==> flow/design.v <==
module synchronizer(
	input clk,
	input reset_n,
	input async,
	output logic sync
);
	logic d1;
	always_ff @(posedge clk) begin 
		if(~reset_n) begin
			 d1 <= 0;
			 sync <= 0;
		end else begin
			 d1 <= async;
			 sync <= d1;
		end
	end
endmodule
module ff #(parameter BIT_RESET = 1) (
	input clk,     
	input reset_n,   
	input D,
	input en_i,
	output logic Q
);
	always_ff @(posedge clk) begin : proc_
		if(~reset_n) begin
			Q <= BIT_RESET;
		end else if(en_i) begin
			Q <= D;
		end else Q <= Q;
	end
endmodule : ff
module parity (
    input  logic        parity_type_i,      
    input  logic [7:0]  data_i,
    input  logic [1:0]  data_bit_num_i,     
    output logic        parity_bit_o
);
    logic parity_calculated;
    always_comb begin
        case (data_bit_num_i)
            2'b00: parity_calculated = ^data_i[4:0];    
            2'b01: parity_calculated = ^data_i[5:0];    
            2'b10: parity_calculated = ^data_i[6:0];    
            2'b11: parity_calculated = ^data_i[7:0];    
            default: parity_calculated = ^data_i;       
        endcase
        parity_bit_o = (parity_type_i) ? parity_calculated : ~parity_calculated;
    end
endmodule : parity
module piso (
	input clk,     
	input reset_n,   
	input shift_en_i,
	input load_en_i,
	input load_d0_i,
	input [7:0] data_i,
	output logic tx_o
);	
	logic [7:0] data;
	wire  f1, f2, f3, f4, f5, f6, f7;
	assign data[7] = load_en_i ? data_i[7] : 1;
	assign data[6] = load_en_i ? data_i[6] : f7;
	assign data[5] = load_en_i ? data_i[5] : f6;
	assign data[4] = load_en_i ? data_i[4] : f5;
	assign data[3] = load_en_i ? data_i[3] : f4;
	assign data[2] = load_en_i ? data_i[2] : f3;
	assign data[1] = load_en_i ? data_i[1] : f2;
	assign data[0] = (load_d0_i) ? 0 : (load_en_i ? data_i[0] : f1);
	ff ff_1_inst (.clk(clk), .reset_n(reset_n), .en_i(shift_en_i), .D(data[0]), .Q(tx_o));
	ff ff_2_inst (.clk(clk), .reset_n(reset_n), .en_i(shift_en_i), .D(data[1]), .Q(f1));
	ff ff_3_inst (.clk(clk), .reset_n(reset_n), .en_i(shift_en_i), .D(data[2]), .Q(f2));
	ff ff_4_inst (.clk(clk), .reset_n(reset_n), .en_i(shift_en_i), .D(data[3]), .Q(f3));
	ff ff_5_inst (.clk(clk), .reset_n(reset_n), .en_i(shift_en_i), .D(data[4]), .Q(f4));
	ff ff_6_inst (.clk(clk), .reset_n(reset_n), .en_i(shift_en_i), .D(data[5]), .Q(f5));
	ff ff_7_inst (.clk(clk), .reset_n(reset_n), .en_i(shift_en_i), .D(data[6]), .Q(f6));
	ff ff_8_inst (.clk(clk), .reset_n(reset_n), .en_i(shift_en_i), .D(data[7]), .Q(f7));
endmodule 
module transmitter_controller (
	input clk,     
	input reset_n,   
	input tx_en_i,
	input start_tx_i,
	input trans_data_fi_i,
	input trans_stop_fi_i,
	input tick_d_i,
	input parity_en_i,
	input cts_ni,
	output logic trans_en_o,
	output logic tx_finish_o
);
	typedef enum logic [2:0] {
        IDLE,  
        CTS, 
        WAIT, 
        TRANS_START,  
        TRANS_DATA, 
        TRANS_PARITY,  
        TRANS_STOP, 
        FINISH 
    } state_t; 
	state_t current_state, next_state;
	always_ff @(posedge clk) begin 
		if(~reset_n) begin
				current_state <= IDLE;
		end else begin
				 current_state<= next_state;
			end
		end
	logic start_tx_d;
	always_ff @(posedge clk) begin 
		if(~reset_n) begin
			 start_tx_d<= 0;
		end else begin
			start_tx_d<= start_tx_i;
		end
	end
	assign negedge_start = start_tx_d & ~start_tx_i; 
	logic start_en_d, start_en_d1;
	always_ff @(posedge clk) begin : proc_
		if(~reset_n) begin
			start_en_d <= 0;
			start_en_d1 <= 0;
		end else begin
			start_en_d <= negedge_start;
			start_en_d1 <= start_en_d;
		end
	end
	always_comb begin
		case (current_state)
			IDLE:  next_state = (tx_en_i) ? CTS: IDLE;
			CTS: next_state = (~cts_ni) ? WAIT : (~tx_en_i) ? IDLE: CTS;
			WAIT: next_state = (cts_ni) ? CTS :  (~tx_en_i)? IDLE : (start_en_d1) ? TRANS_START : WAIT;
			TRANS_START: next_state =  (tick_d_i) ? TRANS_DATA: TRANS_START;
			TRANS_DATA: next_state = (trans_data_fi_i & parity_en_i) ? TRANS_PARITY : (trans_data_fi_i & ~parity_en_i) ? TRANS_STOP : TRANS_DATA;
			TRANS_PARITY: next_state = (tick_d_i) ? TRANS_STOP : TRANS_PARITY;
			TRANS_STOP: next_state = (trans_stop_fi_i) ? FINISH : TRANS_STOP;
			FINISH:	next_state = (tx_en_i & ~cts_ni & start_en_d1) ? TRANS_START : (tx_en_i & ~cts_ni) ? WAIT : (tx_en_i) ? CTS :  IDLE;
			default: next_state = IDLE; 
		endcase
	end
	always_comb begin
		trans_en_o = 1'b0;
		tx_finish_o = 1'b0;
		case (current_state)
			TRANS_START: begin
				trans_en_o = 1'b1;
			end
			TRANS_DATA: begin
				trans_en_o = 1'b1;
			end
			TRANS_PARITY: begin
				trans_en_o = 1'b1;
			end
			TRANS_STOP: begin
				trans_en_o = 1'b1;
			end
			FINISH:	tx_finish_o = 1'b1;
			default: begin
					trans_en_o = 1'b0;
		            tx_finish_o = 1'b0;
		    end
		endcase
	end
endmodule 	
module uart_transmitter(
    input clk,
    input reset_n,
    input start_tx_i,
    input tx_en_i,
    input parity_type_i,
    input parity_en_i,
    input [7:0] data_i,
    input tick_i,
    input stop_bit_num_i,
    input cts_ni,
    input [1:0] data_bit_num_i,
    output logic tx_o,
    output logic trans_fi_o
);
    logic [3:0] data_size;
    logic [3:0] cnt_data_trans;
    logic [1:0] stop_bit_size;
    logic [3:0] total_data;
    logic [7:0] data;
    wire trans_en;
    wire shift_en; 
    assign shift_en = trans_en ? tick_i : 1'b0;
    assign stop_bit_size = (stop_bit_num_i) ? 2: 1;
      always_comb begin
        case (data_bit_num_i)
            2'b00: begin
                data_size = 4'd5;
                data = {3'b111, data_i[4:0]};
            end
            2'b01: begin
                data_size = 4'd6;
                data = {2'b11, data_i[5:0]};
            end
            2'b10: begin
                data_size = 4'd7;
                data = {1'b1, data_i[6:0]};
            end
            2'b11: begin
                data_size = 4'd8;
                data = data_i;
            end
        endcase
        total_data = data_size + parity_en_i + stop_bit_size + 1;
    end
    logic [7:0] sampled_data;
    logic [3:0] total_data_sampled;
    logic [3:0] data_size_sampled;
    always_ff @(posedge clk) begin
        if(~reset_n) begin
            sampled_data <= 0;
            total_data_sampled <= 0;
            data_size_sampled <= 0;
        end else begin
            sampled_data <= data;
            total_data_sampled <= total_data;
            data_size_sampled <=  data_size;
        end
    end
    logic tick_d;
    always_ff @(posedge clk) begin
        if(~reset_n) begin
            tick_d <= 0;
        end else begin
            tick_d <= tick_i;
        end
    end
    always_ff @(posedge clk) begin 
            if(~reset_n) begin
                 cnt_data_trans <= 0;
            end else if(shift_en) begin
                 cnt_data_trans <=  cnt_data_trans + 1;
            end else if(~trans_en)  begin
                cnt_data_trans <= 0;
            end
        end 
    wire parity_bit_o;
    parity parity_inst
        (
            .parity_type_i (parity_type_i),
            .data_i        (sampled_data),
            .data_bit_num_i(data_bit_num_i),
            .parity_bit_o  (parity_bit_o)
        );
    wire trans_data_fi, trans_stop_fi;
    assign trans_data_fi = (cnt_data_trans == (1+ data_size_sampled));
    assign trans_stop_fi = (cnt_data_trans == total_data_sampled);
    wire load_d0;
    assign load_d0 = (~|cnt_data_trans) | (parity_en_i & ~parity_bit_o & trans_data_fi);
    wire load_en;
    assign load_en = cnt_data_trans == 1;
    logic load_d0_sampled;
    logic load_en_sampled;
    logic trans_data_fi_sampled;
    logic trans_stop_fi_sampled;
    always_ff @(posedge clk) begin
           if(~reset_n) begin
            load_d0_sampled <= 0;
            load_en_sampled <= 0;
            trans_data_fi_sampled <= 0;
            trans_stop_fi_sampled <= 0;
        end else begin
            load_d0_sampled <= load_d0;
            load_en_sampled <= load_en;
            trans_data_fi_sampled <=  trans_data_fi;
            trans_stop_fi_sampled <=  trans_stop_fi;
        end
    end
    transmitter_controller transmitter_controller_inst
        (
            .clk             (clk),
            .reset_n         (reset_n),
            .tx_en_i         (tx_en_i),
            .start_tx_i      (start_tx_i),
            .trans_data_fi_i (trans_data_fi_sampled),
            .trans_stop_fi_i (trans_stop_fi_sampled),
            .tick_d_i        (tick_d),
            .cts_ni         (cts_ni),
            .parity_en_i     (parity_en_i),
            .trans_en_o      (trans_en),
            .tx_finish_o     (trans_fi_o)
        );
    piso piso_inst
        (
            .clk        (clk),
            .reset_n    (reset_n),
            .shift_en_i (shift_en),
            .load_en_i  (load_en_sampled),
            .load_d0_i (load_d0_sampled),
            .data_i     (sampled_data),
            .tx_o       (tx_o)
        );
endmodule 
module transmitter_fifo #(parameter DEPTH = 16)(
	input clk,
	input reset_n,
	input [7:0] fifo_tx_i,
	input fifo_tx_push_i,
	input fifo_tx_pop_i,
	input fifo_tx_reset_i,
	output logic  [7:0] fifo_tx_o,
	output  fifo_tx_empty_o,
	output  fifo_tx_full_o
	);
   localparam PTR_WIDTH = $clog2(DEPTH);
   logic [7:0] mem [0:DEPTH-1];
   logic [PTR_WIDTH-1:0] rd_ptr, wr_ptr;
   logic [PTR_WIDTH:0]   count;
    assign  fifo_tx_empty_o = (count == 0);
    assign fifo_tx_full_o  = (count == DEPTH);
    assign fifo_tx_o = mem[rd_ptr];
     always_ff @(posedge clk) begin
        if (~reset_n ) begin
            rd_ptr <= 0;
            wr_ptr <= 0;
            count  <= 0;
        end else if(fifo_tx_reset_i)  begin 
             rd_ptr <= 0;
            wr_ptr <= 0;
            count  <= 0;
        end else begin
            if (fifo_tx_push_i & !fifo_tx_full_o) begin
                mem[wr_ptr] <= fifo_tx_i;
                wr_ptr <= wr_ptr + 1;
                count <= count + 1;
            end
            if (fifo_tx_pop_i & !fifo_tx_empty_o) begin
                rd_ptr <= rd_ptr + 1;
                count <= count - 1;
            end
        end
    end
endmodule
module uart_tx_top (
    input        clk,
    input        reset_n,
    input        fifo_en_i,              
    input        tx_en_i,
    input        parity_type_i,
    input        parity_en_i,
    input        tick_i,
    input fifo_tx_reset_i,
    input        stop_bit_num_i,
    input [1:0]  data_bit_num_i,
    input [7:0]  data_i,  
    input hf_en_i,
    input cts_ni,              
    input        write_data_i,  
    input start_tx_i,        
    output         tx_o,
    output         fifo_tx_empty_o,
    output         fifo_tx_full_o,
    output         trans_fi_o
);
    logic tx_busy;
    assign fifo_tx_pop = fifo_en_i & trans_fi_o & ~fifo_tx_empty_o;
    logic [7:0] fifo_data_out;
    logic       fifo_push;
    logic write_data_d1, write_data_d2;
    always_ff @(posedge clk) begin 
        if (~reset_n) begin
            write_data_d1 <= 0;
            write_data_d2 <= 0;
        end else begin
            write_data_d1 <= write_data_i;
            write_data_d2 <= write_data_d1;
        end
    end
    synchronizer inst_synchronizer (.clk(clk), .reset_n(reset_n), .async(cts_ni), .sync(cts_sync));
    logic tx_busy_pulse;
    assign negedge_write_data_en = ~write_data_d1 & write_data_d2;
    assign fifo_push = fifo_en_i & negedge_write_data_en;
    assign cts_n = hf_en_i ? cts_sync : 0;
    transmitter_fifo fifo_tx_inst (
        .clk(clk),
        .reset_n(reset_n),
        .fifo_tx_i(data_i),
        .fifo_tx_push_i(fifo_push),
        .fifo_tx_pop_i(fifo_tx_pop),
        .fifo_tx_reset_i(fifo_tx_reset_i), 
        .fifo_tx_o(fifo_data_out),
        .fifo_tx_empty_o(fifo_tx_empty_o),
        .fifo_tx_full_o(fifo_tx_full_o)
    );
    logic [7:0] tx_data_mux;
    logic       start_tx;
    always_comb begin
        if (fifo_en_i) begin
            tx_data_mux = fifo_data_out;
            start_tx = start_tx_i |  (~fifo_tx_empty_o & tx_busy_pulse);
        end else begin
            tx_data_mux = data_i;
            start_tx    = start_tx_i; 
        end
    end
    logic tx_busy_d;
    always_ff @(posedge clk) begin 
        if(~reset_n) begin
            tx_busy_d <= 0;
        end else begin
            tx_busy_d <= tx_busy;
        end
    end
    assign negedge_tx_busy = ~tx_busy & tx_busy_d;
        always_ff @(posedge clk) begin 
        if(~reset_n) begin
            tx_busy_pulse <= 0;
        end else if (negedge_tx_busy) begin
            tx_busy_pulse <= 1;
        end else begin
            tx_busy_pulse <= 0;
        end
    end
     always_ff @(posedge clk) begin
        if (~reset_n) begin
            tx_busy <= 1'b0;
        end else if (trans_fi_o) begin
            tx_busy <= 1'b0;
        end else if (start_tx & tx_en_i) begin
            tx_busy <= 1'b1;  
        end
    end
    uart_transmitter uart_tx_inst (
        .clk(clk),
        .reset_n(reset_n),
        .cts_ni(cts_n),
        .start_tx_i(start_tx),
        .tx_en_i(tx_en_i),
        .parity_type_i(parity_type_i),
        .parity_en_i(parity_en_i),
        .data_i(tx_data_mux),
        .tick_i(tick_i),
        .stop_bit_num_i(stop_bit_num_i),
        .data_bit_num_i(data_bit_num_i),
        .tx_o(tx_o),
        .trans_fi_o(trans_fi_o)
    );
endmodule
module shift_register(
		input clk,
		input reset_n,
		input shift_en_i,
		input data_i,
		output [7:0] data_o
	);
	logic [7:0] shift_regs;
	always_ff @(posedge clk) begin
		if(~reset_n) begin
			shift_regs <= 0;
		end else if(shift_en_i) begin
			 shift_regs <= {data_i, shift_regs[7:1]} ;
		end
	end
	assign data_o = shift_regs;
endmodule
module receiver_controller(
		input clk,
		input reset_n,
		input rx_en_i,
		input start_bit_detected_i,
		input clk_1x_i,
		input clk_2x_i,
		input receive_data_fi_i,
		input receive_total_fi_i,
		input parity_en_i,
		input rts_ni,
		output logic receive_en,
		output logic data_o_valid,
		output logic receive_data_en
	);
	typedef enum logic [2:0] {
        IDLE,  
        RTS, 
        SCAN,  
        WAIT_START,  
        RECEIVE_DATA, 
        RECEIVE_PARITY, 
        RECEIVE_STOP, 
        FINISH 
    } state_t; 
	state_t current_state, next_state;
	always_ff @(posedge clk) begin 
		if(~reset_n) begin
				current_state <= IDLE;
		end else begin
				 current_state<= next_state;
			end
		end
	always_comb begin
		case (current_state)
			IDLE:  next_state = (rx_en_i) ? RTS: IDLE;
			RTS: next_state = (~rts_ni) ? SCAN : (~rx_en_i) ? IDLE: RTS; 
			SCAN: next_state = (rts_ni) ? RTS : (~rx_en_i)? IDLE : (start_bit_detected_i) ? WAIT_START : SCAN;
			WAIT_START: next_state = (clk_1x_i) ? RECEIVE_DATA: WAIT_START;
			RECEIVE_DATA: next_state = (receive_data_fi_i & parity_en_i) ? RECEIVE_PARITY : (receive_data_fi_i & ~ parity_en_i) ? RECEIVE_STOP : RECEIVE_DATA;  
			RECEIVE_PARITY : next_state = (clk_2x_i) ? RECEIVE_STOP : RECEIVE_PARITY;
			RECEIVE_STOP: next_state = (receive_total_fi_i) ? FINISH: RECEIVE_STOP;
			FINISH: next_state =  (rx_en_i & ~rts_ni & start_bit_detected_i) ? WAIT_START : (rx_en_i & ~rts_ni) ? SCAN : (rx_en_i) ? RTS : IDLE;
		endcase
	end
	always_comb begin
		receive_data_en = 1'b0;
		receive_en = 1'b0;
		data_o_valid = 1'b0;
		case (current_state)
			RECEIVE_DATA: begin
				receive_data_en = 1'b1;
				receive_en = 1'b1;
			end
			RECEIVE_PARITY: begin
				receive_en = 1'b1;
			end
			RECEIVE_STOP: begin
				receive_en = 1'b1;
			end
			FINISH:	data_o_valid = 1'b1;
			default: begin
					receive_data_en = 1'b0;
                    receive_en = 1'b0;
                    data_o_valid = 1'b0;
			end
		endcase
	end
endmodule
module uart_receiver(
		input clk,
		input reset_n,
		input rx_en_i,
		input tick_i,
	    input parity_type_i,
	    input parity_en_i,
    	input tx_i,
   		input stop_bit_num_i,
    	input [1:0] data_bit_num_i,
    	output logic [7:0] data_o,
    	input rts_ni,
    	output logic data_o_valid,
    	output logic parity_err_o,
    	output logic stop_bit_err_o
    	);
		logic [3:0] clk_div;
	wire tx_sync;
	synchronizer sync(
		.clk(clk),
		.reset_n(reset_n),
		.async(tx_i),
		.sync(tx_sync)
		);
	logic d1;
	always_ff @(posedge clk) begin 
		if(~reset_n) begin
			d1 <= 0;
		end else begin
			d1 <= tx_sync;
		end
	end
  	logic [3:0] data_size;
    logic [1:0] stop_bit_size;
    logic [3:0] total_data_size;
	logic [3:0] data_size_sampled;
	logic [3:0] total_data_size_sampled;
    logic [7:0] data;
    wire [7:0] data_receive;
    wire receive_en;
    	wire receive_data_en;
	assign clk_1x = clk_div == 4'b1111 & tick_i;
	assign clk_2x = clk_div == 4'b1110 & tick_i;
	assign data_receive_en = clk_1x  & receive_en;
	assign shift_receive_en = clk_1x & receive_data_en;
	logic [3:0] count_data;
	assign receive_data_fi = count_data == data_size_sampled;
    assign receive_total_fi_i = count_data == total_data_size_sampled;
	assign start_bit_detected = (d1 & ~tx_sync);
	assign stop_bit_size = (stop_bit_num_i) ? 2 : 1;
	assign parity_check = count_data == data_size_sampled & data_receive_en;
	logic parity_check_sampled;
	logic parity_bit_sampled;
	assign parity_bit = (parity_check_sampled) ? tx_sync : 0; 
	wire expected_parity_bit = (^data) ^ parity_type_i;
	assign parity_err = (parity_en_i && parity_check_sampled) ?
						(parity_bit_sampled != expected_parity_bit) : 1'b0;
  	assign stop_bit_1_check = (count_data == data_size_sampled + parity_en_i) && data_receive_en; 
  	assign stop_bit_2_check = (count_data == data_size_sampled + parity_en_i + 1) && data_receive_en;
	logic stop_bit_1_check_sampled;
	logic stop_bit_2_check_sampled;
  	assign stop_bit_err = (stop_bit_1_check_sampled & (tx_sync != 1'b1)) |
                      (stop_bit_num_i & stop_bit_2_check_sampled & (tx_sync != 1'b1));
always_ff @(posedge clk) begin
		if(~reset_n) begin
			data_o <= 0;
		end else if(receive_total_fi_i) begin
				data_o <= data;
			end
		end
      always_comb begin
        case (data_bit_num_i)
            2'b00: begin
                data_size = 4'd5;
                data = {3'b000, data_receive[7:3]};
            end
            2'b01: begin
                data_size = 4'd6;
                data = {2'b00, data_receive[7:2]};
            end
            2'b10: begin
                data_size = 4'd7;
                data = {1'b0, data_receive[7:1]};
            end
            2'b11: begin
                data_size = 4'd8;
                data = data_receive;
            end
        endcase
        total_data_size = data_size + parity_en_i + stop_bit_size;
    end
	always_ff @(posedge clk) begin
		if(~reset_n) begin
			 parity_err_o <= 0;
			 data_size_sampled <= 0;
			 total_data_size_sampled <= 0;
			 parity_check_sampled <= 0;
			 parity_bit_sampled <= 0;
			 stop_bit_1_check_sampled <= 0;
			 stop_bit_2_check_sampled <= 0;
			 stop_bit_err_o <= 0;
		end else begin
			 parity_err_o <= parity_err;
			 data_size_sampled <= data_size;
			 total_data_size_sampled <= total_data_size;
			 parity_check_sampled <= parity_check;
			 parity_bit_sampled <= parity_bit;
			 stop_bit_1_check_sampled <= stop_bit_1_check;
			 stop_bit_2_check_sampled <= stop_bit_2_check;
			 stop_bit_err_o <= stop_bit_err;
		end
	end
	always_ff @(posedge clk) begin
		if(~reset_n) begin
			 count_data <= 0;
		end else if(data_receive_en) begin
			 count_data <= count_data + 1;
		end else if(receive_total_fi_i) begin
				count_data <= 0;
			end
	end
	always_ff @(posedge clk) begin 
		if(~reset_n) begin
			clk_div <= 0;
		end else if(tick_i) begin
			clk_div <= clk_div + 1;
		end
	end
		shift_register shift_register_inst
		(
			.clk        (clk),
			.reset_n    (reset_n),
			.shift_en_i (shift_receive_en),
			.data_i     (tx_sync),
			.data_o     (data_receive)
		);
	receiver_controller receiver_controller_inst
		(
			.clk                  (clk),
			.reset_n              (reset_n),
			.rx_en_i              (rx_en_i),
			.rts_ni              (rts_ni),
			.start_bit_detected_i (start_bit_detected),
			.clk_1x_i             (clk_1x),
			.clk_2x_i             (clk_2x),
			.receive_data_fi_i    (receive_data_fi),
			.receive_total_fi_i   (receive_total_fi_i),
			.parity_en_i          (parity_en_i),
			.receive_data_en      (receive_data_en),
			.data_o_valid         (data_o_valid),
			.receive_en (receive_en)
		);
endmodule
module receiver_fifo #(
    parameter DEPTH = 16
)(
    input            clk,
    input             reset_n,
    input   [7:0] fifo_rx_i,
    input               fifo_rx_push_i,
    input               fifo_rx_pop_i,
    input               fifo_rx_reset_i,
    input   [1:0]       fifo_rx_trig_level_i,
    output logic [7:0] fifo_rx_o,
    output              fifo_rx_empty_o,
    output              fifo_rx_full_o,
    output fifo_rx_triggered_o
    );
    localparam PTR_WIDTH = $clog2(DEPTH);
    logic [7:0] mem [0:DEPTH-1];
    logic [PTR_WIDTH-1:0] rd_ptr, wr_ptr;
    logic [PTR_WIDTH:0]   count;
    logic [PTR_WIDTH:0] trig_level;
    always_comb begin
        case (fifo_rx_trig_level_i)
            2'd0: trig_level = 1;
            2'd1: trig_level = 4;
            2'd2: trig_level = 8;
            default: trig_level = 14;
        endcase
    end
    assign fifo_rx_triggered_o = (count >= trig_level);
    assign fifo_rx_empty_o = (count == 0);
    assign fifo_rx_full_o  = (count == DEPTH);
    assign fifo_rx_o = mem[rd_ptr];
    always_ff @(posedge clk) begin
        if (~reset_n) begin
            rd_ptr <= 0;
            wr_ptr <= 0;
            count  <= 0;
        end else if(fifo_rx_reset_i) begin
            rd_ptr <= 0;
            wr_ptr <= 0;
            count  <= 0;
        end else begin
            if (fifo_rx_push_i & !fifo_rx_full_o) begin
                mem[wr_ptr] <= fifo_rx_i;
                wr_ptr <= wr_ptr + 1;
                count <= count + 1;
            end
            if (fifo_rx_pop_i & !fifo_rx_empty_o) begin
                rd_ptr <= rd_ptr + 1;
                count <= count - 1;
            end
        end
    end
endmodule
module uart_rx_top (
    input        clk,
    input        reset_n,
    input        rx_en_i,
    input        tick_i,
    input        parity_type_i,
    input        parity_en_i,
    input        tx_i,
    input fifo_rx_reset_i,
    input        stop_bit_num_i,
    input [1:0]  data_bit_num_i,
    input        fifo_en_i,    
    input  force_rts_i,                
    input        fifo_rx_pop_i,
    input [1:0]  fifo_rx_trig_level_i,
    input        hf_en_i,
    input rdr_empty_i,
    output logic [7:0]  data_o,
    output logic        data_o_valid,
    output logic        parity_err_o,
    output logic        stop_bit_err_o,
    output logic        fifo_rx_empty_o,
    output fifo_rx_overrun,
    output logic rts_no
);
    logic [7:0] receiver_data;
    logic       receiver_data_valid;
    wire fifo_rx_full_o;
    wire trigger_fifo_lt_14;
    assign trigger_fifo_lt_14 = ~(fifo_rx_trig_level_i[0] & fifo_rx_trig_level_i[1]);
    uart_receiver uart_rx_inst (
        .clk(clk),
        .reset_n(reset_n),
        .rx_en_i(rx_en_i),
        .tick_i(tick_i),
        .parity_type_i(parity_type_i),
        .parity_en_i(parity_en_i),
        .tx_i(tx_i),
        .rts_ni        (rts_no),
        .stop_bit_num_i(stop_bit_num_i),
        .data_bit_num_i(data_bit_num_i),
        .data_o(receiver_data),
        .data_o_valid(receiver_data_valid),
        .parity_err_o(parity_err_o),
        .stop_bit_err_o(stop_bit_err_o)
    );
    wire fifo_rx_triggered;
    logic [7:0] fifo_out;
    logic       fifo_push;
    always_ff @(posedge clk) begin
        if(~reset_n) begin
            rts_no <= 0;
        end else if(hf_en_i) begin
           if(force_rts_i) begin
            rts_no <= 0;
            end else if( (~fifo_en_i & ~rdr_empty_i) | (fifo_en_i &(trigger_fifo_lt_14 & fifo_rx_triggered) | (~trigger_fifo_lt_14 & fifo_rx_triggered))) begin 
                rts_no <= 1;
            end else if(  (~fifo_en_i & rdr_empty_i) | (fifo_en_i & (trigger_fifo_lt_14 & rts_no & fifo_rx_empty_o) | (~trigger_fifo_lt_14 & ~fifo_rx_triggered))) begin
                rts_no <= 0;
            end
         end
    end
    assign fifo_push = fifo_en_i && receiver_data_valid;
    receiver_fifo fifo_rx_inst (
        .clk(clk),
        .reset_n(reset_n),
        .fifo_rx_i(receiver_data),
        .fifo_rx_push_i(fifo_push),
        .fifo_rx_pop_i(fifo_rx_pop_i),
        .fifo_rx_reset_i(fifo_rx_reset_i),  
        .fifo_rx_o(fifo_out),
        .fifo_rx_empty_o(fifo_rx_empty_o),
        .fifo_rx_trig_level_i(fifo_rx_trig_level_i),
        .fifo_rx_full_o(fifo_rx_full_o),
        .fifo_rx_triggered_o (fifo_rx_triggered)
           );
    logic fifo_rx_pop_d;
    always_ff @(posedge clk) begin 
        if(~reset_n) begin
            fifo_rx_pop_d <= 0;
        end else begin
            fifo_rx_pop_d <= fifo_rx_pop_i;
        end
    end
    wire negedge_rx_pop= ~fifo_rx_pop_i & fifo_rx_pop_d;
    assign fifo_rx_overrun = fifo_en_i & fifo_rx_full_o & receiver_data_valid;
    logic [7:0] msg;
    logic data_valid;
    always_comb begin
        if (fifo_en_i) begin
            msg       = fifo_out;
            data_valid = (fifo_rx_empty_o & receiver_data_valid) | (~fifo_rx_empty_o & negedge_rx_pop );
        end else begin
            msg       = receiver_data;
            data_valid = receiver_data_valid;
        end
    end
    logic data_valid_d;
    always_ff @(posedge clk) begin : proc_
        if(~reset_n) begin
            data_o_valid <= 0;
            data_valid_d <= 0;      
        end else  begin
            data_valid_d <= data_valid;
             data_o_valid <= data_valid_d;
        end
    end
    always_ff @(posedge clk) begin
        if(~reset_n) begin
            data_o <= 0;
        end else if(data_valid_d) begin
            data_o <= msg;
        end
    end
endmodule
module baud_generator #(
    parameter SYSTEM_FREQUENCY = 50_000_000,
    parameter SAMPLING_RATE = 16
) (
    input clk,
    input reset_n,
    input [2:0] baud_sl_i,
    output logic tick_tx,
    output logic tick_rx
);
    logic [31:0] BIT_PERIOD_TX, BIT_PERIOD_RX;
    logic [31:0] counter_tx, counter_rx;
    logic [2:0] baud_sl_prev;
    logic baud_changed;
    logic [31:0] BIT_PERIOD_TX_SEL, BIT_PERIOD_RX_SEL;
    always_comb begin
        case (baud_sl_i)
            3'd0: begin BIT_PERIOD_TX_SEL = SYSTEM_FREQUENCY / 4800;   BIT_PERIOD_RX_SEL = SYSTEM_FREQUENCY / (16 *4800);   end
            3'd1: begin BIT_PERIOD_TX_SEL = SYSTEM_FREQUENCY / 9600;   BIT_PERIOD_RX_SEL = SYSTEM_FREQUENCY / (16 *9600);   end
            3'd2: begin BIT_PERIOD_TX_SEL = SYSTEM_FREQUENCY / 14400;  BIT_PERIOD_RX_SEL = SYSTEM_FREQUENCY / (16 *14400);  end
            3'd3: begin BIT_PERIOD_TX_SEL = SYSTEM_FREQUENCY / 19200;  BIT_PERIOD_RX_SEL = SYSTEM_FREQUENCY / (16 *19200);  end
            3'd4: begin BIT_PERIOD_TX_SEL = SYSTEM_FREQUENCY / 38400;  BIT_PERIOD_RX_SEL = SYSTEM_FREQUENCY / (16 *38400);  end
            3'd5: begin BIT_PERIOD_TX_SEL = SYSTEM_FREQUENCY / 57600;  BIT_PERIOD_RX_SEL = SYSTEM_FREQUENCY / (16 *57600);  end
            3'd6: begin BIT_PERIOD_TX_SEL = SYSTEM_FREQUENCY / 115200; BIT_PERIOD_RX_SEL = SYSTEM_FREQUENCY / (16 *115200); end
            default: begin BIT_PERIOD_TX_SEL = SYSTEM_FREQUENCY / 230400; BIT_PERIOD_RX_SEL = SYSTEM_FREQUENCY / (16 *230400); end
        endcase
    end
    always_ff @(posedge clk) begin
        if (!reset_n) begin
            baud_sl_prev <= 0;
            baud_changed <= 0;
        end else begin
            baud_changed <= (baud_sl_i != baud_sl_prev);
            baud_sl_prev <= baud_sl_i;
        end
    end
    always_ff @(posedge clk) begin : proc_
        if(~reset_n) begin
            BIT_PERIOD_TX <= SYSTEM_FREQUENCY / 115200;
            BIT_PERIOD_RX <= SYSTEM_FREQUENCY / (16 *115200);
        end else if(baud_changed) begin
            BIT_PERIOD_TX <= BIT_PERIOD_TX_SEL;
            BIT_PERIOD_RX <= BIT_PERIOD_RX_SEL;
        end
    end
    always_ff @(posedge clk) begin
        if (~reset_n ) begin
            counter_tx <= 0;
            tick_tx <= 0;
        end else if(baud_changed) begin
         counter_tx <= 0;
            tick_tx <= 0;
        end else begin
            if (counter_tx == BIT_PERIOD_TX - 1) begin
                counter_tx <= 0;
                tick_tx <= 1;
            end else begin
                counter_tx <= counter_tx + 1;
                tick_tx <= 0;
            end
        end
    end
    always_ff @(posedge clk) begin
        if (!reset_n || baud_changed) begin
            counter_rx <= 0;
            tick_rx <= 0;
        end else begin
            if (counter_rx == BIT_PERIOD_RX - 1) begin
                counter_rx <= 0;
                tick_rx <= 1;
            end else begin
                counter_rx <= counter_rx + 1;
                tick_rx <= 0;
            end
        end
    end
endmodule
module apb_controller(
	input clk,
	input reset_n,
	input psel_i,
	input penable_i,
	input addr_err_i,
	output logic pready_o,
	output logic act_en_o,
	output logic pslverr_o
);
assign pslverr_o = addr_err_i & pready_o;
	typedef enum logic [1:0] {
    IDLE   = 2'b00,
    SETUP  = 2'b01,
    WAIT_ = 2'b10,
    ACCESS = 2'b11
  } state_e;
  state_e current_state, next_state;
  always_ff @(posedge clk) begin
    if (~reset_n) begin
      current_state <= IDLE;
    end else begin
      current_state <= next_state;
    end
  end
   always_comb begin
    next_state = IDLE;
    case (current_state)
      IDLE: begin
        if (psel_i & !penable_i) begin
          next_state = SETUP;
        end
      end
      SETUP: begin
      	if(~psel_i) next_state = IDLE;
      	else if(penable_i) next_state = WAIT_;
      	else next_state = SETUP;
      end
      WAIT_: begin
      	next_state = ACCESS;
      end
      ACCESS: begin
      	next_state = IDLE;
      end
      default: next_state = IDLE;
    endcase
  end
 always_comb begin
 	pready_o = 1'b0;
 	act_en_o = 1'b0;
    case (current_state)
      IDLE: begin
      end
      SETUP: begin
      end
      WAIT_: begin
      	act_en_o = 1'b1;
      end
      ACCESS: begin
      	pready_o = 1'b1;
      end
    endcase
  end
endmodule 
module register_file (
	input        clk,            
	input        reset_n,
	input [11:0] addr_i,
	input        wr_rd_i,
	input        en_i,
	input [31:0] pwdata_i,
	input [3:0]  byte_strobe_i,
	output logic [31:0] prdata_o,
	output logic [31:0] tdr_o,
	input [31:0] rdr_i,
	output logic [31:0] lcr_o,
	output logic [31:0] ocr_o,
	input [31:0] lsr_i,
	output logic [31:0] fcr_o,
	output logic [31:0] ier_o,
	input [31:0] iir_i,
  output logic [31:0] hcr_o,
	output logic        addr_err_o
);
    localparam logic [11:0] ADDR_TDR = 12'h000;
    localparam logic [11:0] ADDR_RDR = 12'h004;
    localparam logic [11:0] ADDR_LCR = 12'h008;
    localparam logic [11:0] ADDR_OCR = 12'h00C;
    localparam logic [11:0] ADDR_LSR = 12'h010;
    localparam logic [11:0] ADDR_FCR = 12'h014;
    localparam logic [11:0] ADDR_IER = 12'h018;
    localparam logic [11:0] ADDR_IIR = 12'h01C;
    localparam logic [11:0] ADDR_HCR = 12'h020;
  wire start_tx_pulse;
  assign start_tx_pulse = ocr_o[1];
  always_ff @(posedge clk) begin
    if (~reset_n) begin
      tdr_o       <= 32'b0;
      lcr_o       <= 32'b0;
      ocr_o       <= 32'b0;
      fcr_o       <= 32'b0;
      ier_o       <= 32'b0;
      hcr_o <=    32'b0;
      prdata_o    <= 32'b0;
      addr_err_o  <= 1'b0;
    end else begin
      addr_err_o <= 1'b0;
      if (start_tx_pulse) begin
        ocr_o[1] <= 1'b0; 
      end
      if (en_i & wr_rd_i) begin   
        unique case (addr_i)
          ADDR_TDR: begin
            if (byte_strobe_i[0]) tdr_o[7:0]    <= pwdata_i[7:0];
            if (byte_strobe_i[1]) tdr_o[15:8]   <= pwdata_i[15:8];
            if (byte_strobe_i[2]) tdr_o[23:16]  <= pwdata_i[23:16];
            if (byte_strobe_i[3]) tdr_o[31:24]  <= pwdata_i[31:24];
          end
        ADDR_LCR: begin
          if (byte_strobe_i[0]) lcr_o[7:0]    <= pwdata_i[7:0];
          if (byte_strobe_i[1]) lcr_o[15:8]   <= pwdata_i[15:8];
          if (byte_strobe_i[2]) lcr_o[23:16]  <= pwdata_i[23:16];
          if (byte_strobe_i[3]) lcr_o[31:24]  <= pwdata_i[31:24];
        end
        ADDR_OCR: begin
          if (byte_strobe_i[0]) ocr_o[7:0]    <= pwdata_i[7:0];
          if (byte_strobe_i[1]) ocr_o[15:8]   <= pwdata_i[15:8];
          if (byte_strobe_i[2]) ocr_o[23:16]  <= pwdata_i[23:16];
          if (byte_strobe_i[3]) ocr_o[31:24]  <= pwdata_i[31:24];
        end
        ADDR_FCR: begin
          if (byte_strobe_i[0]) fcr_o[7:0]    <= pwdata_i[7:0];
          if (byte_strobe_i[1]) fcr_o[15:8]   <= pwdata_i[15:8];
          if (byte_strobe_i[2]) fcr_o[23:16]  <= pwdata_i[23:16];
          if (byte_strobe_i[3]) fcr_o[31:24]  <= pwdata_i[31:24];
        end
        ADDR_IER: begin
          if (byte_strobe_i[0]) ier_o[7:0]    <= pwdata_i[7:0];
          if (byte_strobe_i[1]) ier_o[15:8]   <= pwdata_i[15:8];
          if (byte_strobe_i[2]) ier_o[23:16]  <= pwdata_i[23:16];
          if (byte_strobe_i[3]) ier_o[31:24]  <= pwdata_i[31:24];
        end
      ADDR_HCR: begin
        if (byte_strobe_i[0]) hcr_o[7:0]    <= pwdata_i[7:0];
        if (byte_strobe_i[1]) hcr_o[15:8]   <= pwdata_i[15:8];
        if (byte_strobe_i[2]) hcr_o[23:16]  <= pwdata_i[23:16];
        if (byte_strobe_i[3]) hcr_o[31:24]  <= pwdata_i[31:24];
      end
      default: addr_err_o <= 1'b1;
    endcase
    end else if (en_i & !wr_rd_i) begin   
        unique case (addr_i)
          ADDR_TDR: prdata_o <= tdr_o;
          ADDR_RDR: prdata_o <= rdr_i;
          ADDR_LCR: prdata_o <= lcr_o;
          ADDR_OCR: prdata_o <= ocr_o;
          ADDR_LSR: prdata_o <= lsr_i;
          ADDR_FCR: prdata_o <= fcr_o;
          ADDR_IER: prdata_o <= ier_o;
          ADDR_IIR: prdata_o <= iir_i;
          ADDR_HCR: prdata_o <= hcr_o;
          default: begin
            prdata_o   <= 32'b0;
            addr_err_o <= 1'b1;
          end
        endcase
      end
    end
  end
endmodule
module apb_slave (
	input clk,    
	input preset_n,  
	input psel,
	input penable,
	input pwrite,
	input[11:0] paddr,
	input[3:0] pstrb,
	input[31:0] pwdata,
	output pready,
	output pslverr,
	output[31:0] prdata,
	output [31:0] tdr,
	input  [31:0] rdr,
	output logic [31:0] lcr,
	output logic [31:0] ocr,
	input [31:0] lsr,
	output logic [31:0] fcr,
	output logic [31:0] ier,
	input [31:0] iir,
	output logic [31:0] hcr
);
	logic addr_err;
	logic register_access_en;
	apb_controller apb_controller_inst
		(
			.clk        (clk),
			.reset_n    (preset_n),
			.psel_i     (psel),
			.penable_i  (penable),
			.addr_err_i (addr_err),
			.pready_o   (pready),
			.act_en_o   (register_access_en),
			.pslverr_o  (pslverr)
		);
	register_file register_file_inst
		(
			.clk           (clk),
			.reset_n       (preset_n),
			.addr_i        (paddr),
			.wr_rd_i       (pwrite),
			.en_i          (register_access_en),
			.pwdata_i      (pwdata),
			.byte_strobe_i (pstrb),
			.prdata_o      (prdata),
			.tdr_o         (tdr),
			.rdr_i         (rdr),
			.lcr_o         (lcr),
			.ocr_o         (ocr),
			.lsr_i         (lsr),
			.fcr_o         (fcr),
			.ier_o         (ier),
			.iir_i         (iir),
	.hcr_o        (hcr),
			.addr_err_o    (addr_err)
		);
endmodule 
module apb_uart #(
    parameter SYSTEM_FREQUENCY = 50_000_000,
    parameter SAMPLING_RATE = 16
)(
    input pclk,  
    input preset_n,  
    input psel,
    input penable,
    input pwrite,
    input[11:0] paddr,
    input[3:0] pstrb,
    input[31:0] pwdata,
    output pready,
    output pslverr,
    output[31:0] prdata,
    output irq,
    output logic baud_o,
    output logic tick_rx, 
    input cts_n,
    input rx,
    output tx,
    output rts_n
);
    localparam logic [11:0] ADDR_TDR = 12'h000;
    localparam logic [11:0] ADDR_RDR = 12'h004;
    localparam logic [11:0] ADDR_LCR = 12'h008;
    localparam logic [11:0] ADDR_OCR = 12'h00C;
    localparam logic [11:0] ADDR_LSR = 12'h010;
    localparam logic [11:0] ADDR_FCR = 12'h014;
    localparam logic [11:0] ADDR_IER = 12'h018;
    localparam logic [11:0] ADDR_IIR = 12'h01C;
    localparam logic [11:0] ADDR_HCR = 12'h020;
    logic [31:0] tdr;
    logic [31:0] rdr;
    logic [31:0] lcr;
    logic [31:0] ocr;
    logic [31:0] lsr;
    logic [31:0] fcr;
    logic [31:0] ier;
    logic [31:0] iir;
    logic [31:0] hcr;
    logic [31:0] pwdata_d;
    logic psel_d;
    logic penable_d;
    logic pwrite_d;
    logic [11:0] paddr_d;
    logic [3:0] pstrb_d;
    always_ff @(posedge pclk or negedge preset_n) begin
        if(~preset_n) begin
             pwdata_d<= 0;
             psel_d <= 0;
             penable_d <= 0;
             pwrite_d <= 0;
             paddr_d <= 0;
             pstrb_d <= 0;
        end else begin
            pwdata_d <= pwdata;
            psel_d <= psel;
            penable_d <= penable;
            pwrite_d <= pwrite;
            paddr_d <= paddr;
            pstrb_d <= pstrb;
        end
    end
    apb_slave apb_slave_inst
        (
            .clk      (pclk),
            .preset_n (preset_n),
            .psel     (psel_d),
            .penable  (penable_d),
            .pwrite   (pwrite_d),
            .paddr    (paddr_d),
            .pstrb    (pstrb_d),
            .pwdata   (pwdata_d),
            .pready   (pready),
            .pslverr  (pslverr),
            .prdata   (prdata),
            .tdr      (tdr),
            .rdr      (rdr),
            .lcr      (lcr),
            .ocr      (ocr),
            .lsr      (lsr),
            .fcr      (fcr),
            .ier      (ier),
            .iir      (iir),
            .hcr     (hcr)
        );
    assign cpu_read_rdr = pready & !pwrite & paddr == ADDR_RDR;
    assign cpu_write_tdr = pready & pwrite & paddr == ADDR_TDR;
    assign cpu_read_lsr = pready & !pwrite & paddr == ADDR_LSR;
    assign cpu_read_iir = pready & !pwrite & paddr == ADDR_IIR;
    logic tdr_empty;
    wire data_o_valid;
    wire fifo_rx_empty;
    wire fifo_rx_overrun;
    wire parity_err;
    wire stop_bit_err;
    logic rdr_empty;
    wire [7:0] data_received;
    wire fifo_tx_empty;
    wire fifo_tx_full;
    wire lsr0_set;
    assign lsr1_set = (~fcr[0] & ~rdr_empty) | (fcr[0] & ~fifo_rx_empty);
    assign lsr2_set = parity_err;
    assign lsr3_set = stop_bit_err;
    assign lsr4_set = (~fcr[0] & tdr_empty) | (fcr[0] & fifo_tx_empty);
    assign lsr5_set = (fcr[0] & parity_err & stop_bit_err);
    assign lsr6_set = (~fcr[0] & ~rdr_empty & data_o_valid) | fifo_rx_overrun;
    logic [31:0] prdata_prev;
    always_ff @(posedge pclk or negedge preset_n) begin 
        if(~preset_n) begin
            prdata_prev <= 0;
        end else begin
            prdata_prev <= prdata;
        end
    end
    assign lsr0_reset = cpu_read_lsr & ~prdata_prev[0] & prdata[0];
    assign lsr1_reset = (~fcr[0] & rdr_empty) | (fcr[0] & fifo_rx_empty);
    assign lsr2_reset = cpu_read_lsr & ~prdata_prev[2] & prdata[2];
    assign lsr3_reset = cpu_read_lsr & ~prdata_prev[3] & prdata[3];
    assign lsr4_reset = (~fcr[0] & ~tdr_empty) | (fcr[0] & ~fifo_tx_empty);
    assign lsr5_reset = cpu_read_lsr & ~prdata_prev[5] & prdata[5];
    assign lsr6_reset = cpu_read_lsr & ~prdata_prev[6] & prdata[6];
    logic cpu_write_tdr_d;
    always_ff @(posedge pclk or negedge preset_n) begin
        if (~preset_n) cpu_write_tdr_d <= 0;
        else cpu_write_tdr_d <= cpu_write_tdr;
    end  
    always_ff @(posedge pclk or negedge preset_n) begin 
        if(~preset_n) begin
             tdr_empty<= 1;
        end else if(cpu_write_tdr_d) begin
             tdr_empty <= 0;
        end else if((~fcr[0] &~tdr_empty & ocr[1] ) | (fcr[0] & ocr[1] & fifo_tx_empty)) begin
            tdr_empty <= 1;
        end
    end
    assign fifo_rx_pop_ready = cpu_read_rdr & ~fifo_rx_empty;
    logic fifo_rx_pop;
    always_ff @(posedge pclk or negedge preset_n) begin
        if(~preset_n) begin
            fifo_rx_pop <= 0;
        end else begin
            fifo_rx_pop <= fifo_rx_pop_ready;
        end
    end
    assign tick_tx = baud_o;
    baud_generator #(
        .SYSTEM_FREQUENCY(SYSTEM_FREQUENCY),
        .SAMPLING_RATE(SAMPLING_RATE)
    ) baud_gen_inst (
        .clk(pclk),
        .reset_n(preset_n),
        .baud_sl_i(lcr[7:5]),
        .tick_tx(baud_o),
        .tick_rx(tick_rx)
    );
    uart_tx_top uart_tx_top_inst
        (
            .clk             (pclk),
            .reset_n         (preset_n),
            .fifo_en_i       (fcr[0]),
            .tx_en_i         (ocr[0]),
            .parity_type_i   (lcr[4]),
            .parity_en_i     (lcr[3]),
            .tick_i          (tick_tx),
            .stop_bit_num_i  (lcr[2]),
            .cts_ni           (cts_n),
            .hf_en_i         (hcr[0]),
            .data_bit_num_i  (lcr[1:0]),
            .fifo_tx_reset_i(fcr[2]),
            .data_i          (tdr[7:0]),
            .write_data_i    (cpu_write_tdr_d), 
            .start_tx_i  (ocr[1]), 
            .tx_o            (tx),
            .fifo_tx_empty_o (fifo_tx_empty),
            .fifo_tx_full_o  (fifo_tx_full),
            .trans_fi_o       (lsr0_set)
        );
    uart_rx_top uart_rx_top_inst
        (
            .clk                  (pclk),
            .reset_n              (preset_n),
            .rx_en_i              (ocr[2]),
            .tick_i               (tick_rx),
            .parity_type_i        (lcr[4]),
            .parity_en_i          (lcr[3]),
            .tx_i                 (rx),
            .stop_bit_num_i       (lcr[2]),
            .data_bit_num_i       (lcr[1:0]),
            .fifo_en_i              (fcr[0]),
            .fifo_rx_reset_i     (fcr[1]),
            .fifo_rx_trig_level_i(fcr[4:3]),
            .hf_en_i             (hcr[0]),
            .force_rts_i          (hcr[1]),
            .fifo_rx_pop_i        (fifo_rx_pop),
            .data_o               (data_received),
            .data_o_valid         (data_o_valid),
            .parity_err_o         (parity_err),
            .stop_bit_err_o       (stop_bit_err),
            .fifo_rx_empty_o      (fifo_rx_empty),
            .fifo_rx_overrun     (fifo_rx_overrun),
            .rts_no              (rts_n),
            .rdr_empty_i      (rdr_empty)
        );
    always_ff @(posedge pclk or negedge preset_n) begin 
        if(~preset_n) begin
            lsr[31:0] <= 0;
        end else begin
            if(lsr0_set) begin
                lsr[0] <= 1;
            end 
            if(lsr0_reset) begin
                lsr[0] <= 0;
            end
            if(lsr1_set) begin
                lsr[1] <= 1;
            end 
            if(lsr1_reset) begin
                lsr[1] <= 0;
            end
            if(lsr2_set) begin
                lsr[2] <= 1;
            end 
            if(lsr2_reset) begin
                lsr[2] <= 0;
            end
            if(lsr3_set) begin
                lsr[3] <= 1;
            end 
            if(lsr3_reset) begin
                lsr[3] <= 0;
            end
            if(lsr4_set) begin
                lsr[4] <= 1;
            end 
            if(lsr4_reset) begin
                lsr[4] <= 0;
            end
            if(lsr5_set) begin
                lsr[5] <= 1;
            end 
            if(lsr5_reset) begin
                lsr[5] <= 0;
            end
            if(lsr6_set) begin
                lsr[6] <= 1;
            end 
            if(lsr6_reset) begin
                lsr[6] <= 0;
            end
        end
    end
    always_ff @(posedge pclk or negedge preset_n) begin 
        if(~preset_n) begin
            rdr <= 0;
            rdr_empty <= 1;
        end else if(data_o_valid) begin
            rdr <= {24'b0, data_received};
            rdr_empty <= 1'b0;
        end else if(cpu_read_rdr) begin
            rdr_empty <= 1'b1;
        end
    end
    wire lsr_stt = (lsr[2] | lsr[3]  | lsr[5] | lsr[6]);
       always_ff @(posedge pclk or negedge preset_n) begin 
        if(~preset_n) begin
            iir <= 32'h00000001; 
        end else begin
            if(cpu_read_iir) begin
                iir[2:0] <=  3'b001; 
            end else begin
                if(ier[2] & lsr_stt) begin
                    iir[2:0] <=  3'b110; 
                end else if(ier[0] & ~rdr_empty) begin
                    iir[2:0] <=  3'b100; 
                end else if(ier[1] & tdr_empty & ocr[1]) begin
                    iir[2:0] <=  3'b010; 
                end 
            end
        end
    end
    assign irq = ~iir[0];
endmodule
Reports on apb_uart
Tool output for the design above, in the order of the flow.
Line numbers count from 1 in the design file above.
Operators carry their Yosys type and port widths (W data, S select, Z words).
Library cell names are shortened.
{ "setup": {"top_module": "apb_uart", "clock_port": "pclk", "lib": "sky130hd", "lib_corner": "tt_025C_1v80"} }

Word level
Source: Yosys, flattened and elaborated, memories not mapped. Widths are those after wreduce. Print and check cells do not count.
Memory sizes are those after Yosys's memory passes, which may raise the word count (mostly to a power of two), join words into wider ones and drop unused or constant bits.
{ "word_totals": {"memories": 2, "input_bits": 55, "word_cells": 528, "clocked_rd_ports_x_width": 16, "ram_bits": 256, "reg_bits": 565} }
{ "classes": {"addsub": 24, "n_logic": 126, "n_eq": 55, "n_reduce_logical": 85, "n_cmp": 1, "n_mux": 124} }
{ "mem_list": {"columns": ["memory", "size", "width", "rd", "wr", "line", "text"], "rows": [
  ["uart_rx_top_inst.fifo_rx_inst.mem", 16, 8, 1, 1, 699, "logic [7:0] mem [0:DEPTH-1];"],
  ["uart_tx_top_inst.fifo_tx_inst.mem", 16, 8, 1, 1, 311, "logic [7:0] mem [0:DEPTH-1];"]
]} }
{ "ops": {"columns": ["operator", "n"], "rows": [
  ["$pmux W32 S9", 1],
  ["$pmux W14 S7", 1],
  ["$and A1 B1 Y1", 83],
  ["$eq A12 B5 Y1 const B", 6],
  ["$reduce_and A3 Y1", 24],
  ["$pmux W10 S7", 1],
  ["$add A32 B1 Y32 const B", 2],
  ["$sub A32 B1 Y32 const B", 2],
  ["$eq A32 B32 Y1", 2],
  ["$pmux W8 S4", 2],
  ["$mux W8", 8],
  ["$mux W1", 60],
  ["$mux W4", 14],
  ["$mux W3", 18],
  ["$pmux W3 S8", 2],
  ["$eq A3 B3 Y1 const B", 11],
  ["$add A4 B1 Y4 const B", 8],
  ["$not A1 Y1", 25],
  ["$eq A12 B3 Y1 const B", 2],
  ["$eq A12 B4 Y1 const B", 2],
  ["$logic_not A12 Y1", 2],
  ["$reduce_bool A2 Y1", 12],
  ["$mux W5", 4],
  ["$eq A3 B2 Y1 const B", 6],
  ["$or A1 B1 Y1", 17],
  ["$eq A4 B4 Y1", 4],
  ["$reduce_xor A8 Y1", 2],
  ["$pmux W4 S4", 1]
]} }
Not listed: further kinds 44, cells in them 93.

Depth
Yosys ltp: most cells in a row. Word level: on the elaborated netlist, between registers, memories and ports. Mapped: between sequential cells and ports; inverters and the memories' decode and read muxes count.
{ "depth": {"ltp_word": 10, "abc_area": 0, "ltp_mapped": 12, "ltp_nobuf": 12} }

After synthesis
Yosys stat after the flow's synthesis: flattened, memories mapped to cells. It holds for the ABC_AREA given above (unset counts as 0); a run with the other value may have another netlist.
Totals and module areas in this step are rounded.
{ "types": {"columns": ["type", "n"], "rows": [
  ["dfxtp_1", 476],
  ["edfxtp_1", 256],
  ["dfrtp_1", 75],
  ["mux4_2", 81],
  ["nand2_1", 436],
  ["a21oi_1", 232],
  ["nor2_1", 260],
  ["mux2i_1", 79],
  ["xnor2_1", 82],
  ["xor2_1", 73],
  ["ha_1", 44],
  ["clkbuf_1", 131],
  ["o21ai_0", 84],
  ["nand3_1", 73],
  ["a221oi_1", 34],
  ["and2_1", 46],
  ["a222oi_1", 27],
  ["nor3_2", 27]
]} }
Not listed: further types 65, cells in them 504.
{ "mapped": {"yosys_area_mm2": 0.033, "ffs": 810, "seqArea_mm2": 0.019, "n_buf": 159, "stdcells": 3020} }
By module: a second synthesis without flattening, with its own total; a netlist apart from the flattened one above.
{ "hier_totals": {"cells_unflattened": 3180, "area_unflattened_mm2": 0.035} }
Each row is one instance without its submodules.
{ "by_module": {"columns": ["mod", "mod_seq_area_mm2", "n_cells", "instances", "mod_area_mm2"], "rows": [
  ["register_file", 0.0045, 1213, 1, 0.01],
  ["receiver_fifo", 0.0042, 339, 1, 0.0059],
  ["transmitter_fifo", 0.0042, 324, 1, 0.0058],
  ["baud_generator", 0.0021, 606, 1, 0.0053],
  ["apb_uart", 0.002, 136, 1, 0.0024],
  ["uart_receiver", 0.00062, 193, 1, 0.0018],
  ["uart_transmitter", 0.0005, 116, 1, 0.0012],
  ["uart_rx_top", 0.00024, 56, 1, 0.00056],
  ["transmitter_controller", 0.00022, 41, 1, 0.00042],
  ["receiver_controller", 0.00016, 33, 1, 0.00033],
  ["shift_register", 0.00016, 25, 1, 0.0003],
  ["uart_tx_top", 0.0001, 28, 1, 0.00029],
  ["ff", 0.00002, 3, 8, 0.000034],
  ["apb_controller", 0.00008, 14, 1, 0.00014]
]} }
Further modules, not shown: 4.

Timing after synthesis
Source: OpenSTA report_checks on the synthesized netlist (no wires, ideal clock, input and output delay 20% of the period each), path of least setup slack; recovery checks are left aside. Register names are those of the netlist, which keeps one name where synthesis merged equal registers.
{ "synth_timing": {"kind": "input port to flip-flop", "from": "input port preset_n", "to": "memory uart_rx_top_inst.fifo_rx_inst.mem[0][0]", "path_delay_ps": 1853, "arrival_ps": 5458, "slack_ps": 14147, "tclk_ps": 20000, "required_ps": 19605, "stages": 4, "setup_ps": 395, "in_delay_ps": 4000, "synth_period_reached_ps": 5853} }
"path_delay_ps" = arrival - input delay + setup time.
"stages": output pins that drive a net of the path, with the launching flip-flop's if there is one; two outputs of one cell count as two.
"synth_period_reached_ps" is the clock period less the worst setup slack; recovery checks do not enter. This is arithmetic on one report: input and output delays are still those of the set period (20% each).
The rows between start and end are the longest chain of elaborated cells between them; the timing report does not say that the signal goes this way. Where chains are equally long, one stands for them.
A line is the first line of the expression or statement that the cell stems from. Yosys adds cells for indexed reads and writes and turns some case tables into memories.
Only ways into the end's enable, where the timed path ends, are counted here.
{ "synth_via": {"cell_sequence": "clkbuf_1 nand2b_1 clkbuf_1 nor4_1", "elab_chain_len": 1, "cells_between": 2} }
{ "synth_rtl": {"columns": ["element", "line", "text"], "rows": [
  ["start, declared", 1161, "input preset_n,"],
  ["$mux W4", 716, "if (~reset_n) begin"],
  ["end, declared", 699, "logic [7:0] mem [0:DEPTH-1];"]
]} }

Worst path after layout
From the final timing report of job 1: the path of least setup slack in the routed layout; clock arrival at registers is part of the times.
The path's times are printed in steps of 10 ps; the period is the one set.
{ "layout_timing": {"kind": "flip-flop to flip-flop", "from": "register paddr_d[3]", "to": "register apb_slave_inst.register_file_inst.lcr_o[12]", "slack_ps": 2530, "stages": 7, "tclk_ps": 6060, "required_ps": 6540, "setup_ps": 160, "arrival_ps": 4010} }
The rows between start and end are the longest chain of elaborated cells between them; the timing report does not say that the signal goes this way. Where chains are equally long, one stands for them.
{ "layout_via": {"cell_sequence": "dfrtp_1 nor2b_1 and2_1 buf_4 nand2_1 nand2_1 a21oi_1", "elab_chain_len": 2, "cells_between": 2} }
{ "layout_rtl": {"columns": ["element", "line", "text"], "rows": [
  ["start, declared", 1201, "logic [11:0] paddr_d;"],
  ["start, assigned", 1209, "paddr_d <= 0;"],
  ["start, assigned", 1216, "paddr_d <= paddr;"],
  ["$eq A12 B4 Y1", 1040, "unique case (addr_i)"],
  ["$reduce_and A3 Y1", null, null],
  ["end, assigned", 1027, "lcr_o       <= 32'b0;"],
  ["end, assigned", 1049, "if (byte_strobe_i[1]) lcr_o[15:8]   <= pwdata_i[15:8];"],
  ["end, declared", 1004, "output logic [31:0] lcr_o,"]
]} }

Wiki page: apb_uart / flow data

Measured data: module apb_uart, platform sky130hd, 3 stored runs of the flow under differing settings, order arbitrary. Input and output delays are each 20% of the period that was set; the output load is 0.01 pF.
By "timing.achieved_period_ps" is meant the clock period of the run minus its worst setup slack. This is arithmetic on one report: input and output delays are still those of the set period (20% each).
"worst_setup_path_time_ps" = time allowed to the worst setup path (clock period - input delay - output delay, where it has them) - its slack; a late launch clock adds to it, a late capture clock takes from it.
"fin_power_uw" rests on the timing tool's default activity at the inputs, not on a simulated workload.
"worst_setup_path_time_ps" is given in steps of 10 ps.
Values from the reports are rounded here.

Job 1
==> flow/run.sh <==
#!/bin/bash
# the make line also repeats the synthesis and layout settings of config.mk as NAME=value (left out here)
make -C /OpenROAD-flow-scripts/flow DESIGN_CONFIG=/design/flow/config.mk WORK_HOME=/design/flow/orfs CLKGATE_MAP_FILE= finish
==> flow/config.mk <==
export PLATFORM = sky130hd
export DESIGN_NAME = apb_uart
export DESIGN_NICKNAME = apb_uart
export VERILOG_FILES = /design/flow/design.v
export SDC_FILE = /design/flow/constraint.sdc
export NUM_CORES = 4
export LEC_CHECK = 0
export CAP_MARGIN = 20
export CORE_MARGIN = 2
export CORE_UTILIZATION = 40
export SLEW_MARGIN = 20
==> flow/constraint.sdc <==
create_clock -name core_clock -period 6.06 [get_ports {pclk}]
set_input_delay 1.2120 -clock core_clock [delete_from_list [all_inputs] [get_ports {pclk}]]
set_output_delay 1.2120 -clock core_clock [all_outputs]
set_load 0.01 [all_outputs]

==> results of job 1, as JSON <==
{
  "synth_area_mm2": 0.033,
  "final_die_area_mm2": 0.086,
  "stdcell_area_mm2": 0.038,
  "fin_util_pct": 46,
  "setup_worst_slack_ps": 2500,
  "tns_setup_ps": 0,
  "holdWs_ps": 400,
  "fin_power_uw": 11000,
  "timing.achieved_period_ps": 3526,
  "worst_setup_path_time_ps": 3530,
  "critical_path_kind": "flip-flop to flip-flop"
}

Job 2
==> flow/run.sh <==
#!/bin/bash
# the make line also repeats the synthesis and layout settings of config.mk as NAME=value (left out here)
make -C /OpenROAD-flow-scripts/flow DESIGN_CONFIG=/design/flow/config.mk WORK_HOME=/design/flow/orfs CLKGATE_MAP_FILE= finish
==> flow/config.mk <==
export PLATFORM = sky130hd
export DESIGN_NAME = apb_uart
export DESIGN_NICKNAME = apb_uart
export VERILOG_FILES = /design/flow/design.v
export SDC_FILE = /design/flow/constraint.sdc
export NUM_CORES = 4
export LEC_CHECK = 0
export CAP_MARGIN = 20
export CORE_MARGIN = 2
export CORE_UTILIZATION = 40
export SETUP_SLACK_MARGIN = 0.77
export SLEW_MARGIN = 20
==> flow/constraint.sdc <==
create_clock -name core_clock -period 6.06 [get_ports {pclk}]
set_input_delay 1.2120 -clock core_clock [delete_from_list [all_inputs] [get_ports {pclk}]]
set_output_delay 1.2120 -clock core_clock [all_outputs]
set_load 0.01 [all_outputs]

==> results of job 2, as JSON <==
{
  "synth_area_mm2": 0.033,
  "final_die_area_mm2": 0.086,
  "stdcell_area_mm2": 0.038,
  "fin_util_pct": 46,
  "setup_worst_slack_ps": 2500,
  "tns_setup_ps": 0,
  "holdWs_ps": 400,
  "fin_power_uw": 11000,
  "timing.achieved_period_ps": 3526,
  "worst_setup_path_time_ps": 3530,
  "critical_path_kind": "flip-flop to flip-flop"
}

Job 3
==> flow/run.sh <==
#!/bin/bash
# the make line also repeats the synthesis and layout settings of config.mk as NAME=value (left out here)
make -C /OpenROAD-flow-scripts/flow DESIGN_CONFIG=/design/flow/config.mk WORK_HOME=/design/flow/orfs CLKGATE_MAP_FILE= finish
==> flow/config.mk <==
export PLATFORM = sky130hd
export DESIGN_NAME = apb_uart
export DESIGN_NICKNAME = apb_uart
export VERILOG_FILES = /design/flow/design.v
export SDC_FILE = /design/flow/constraint.sdc
export NUM_CORES = 4
export LEC_CHECK = 0
export CAP_MARGIN = 20
export CORE_MARGIN = 2
export CORE_UTILIZATION = 40
export SLEW_MARGIN = 20
==> flow/constraint.sdc <==
create_clock -name core_clock -period 20.0 [get_ports {pclk}]
set_input_delay 4.0000 -clock core_clock [delete_from_list [all_inputs] [get_ports {pclk}]]
set_output_delay 4.0000 -clock core_clock [all_outputs]
set_load 0.01 [all_outputs]

==> results of job 3, as JSON <==
{
  "synth_area_mm2": 0.033,
  "final_die_area_mm2": 0.086,
  "stdcell_area_mm2": 0.038,
  "fin_util_pct": 46,
  "setup_worst_slack_ps": 14000,
  "tns_setup_ps": 0,
  "holdWs_ps": 380,
  "fin_power_uw": 3300,
  "timing.achieved_period_ps": 6076,
  "worst_setup_path_time_ps": 2080,
  "critical_path_kind": "flip-flop to output port"
}
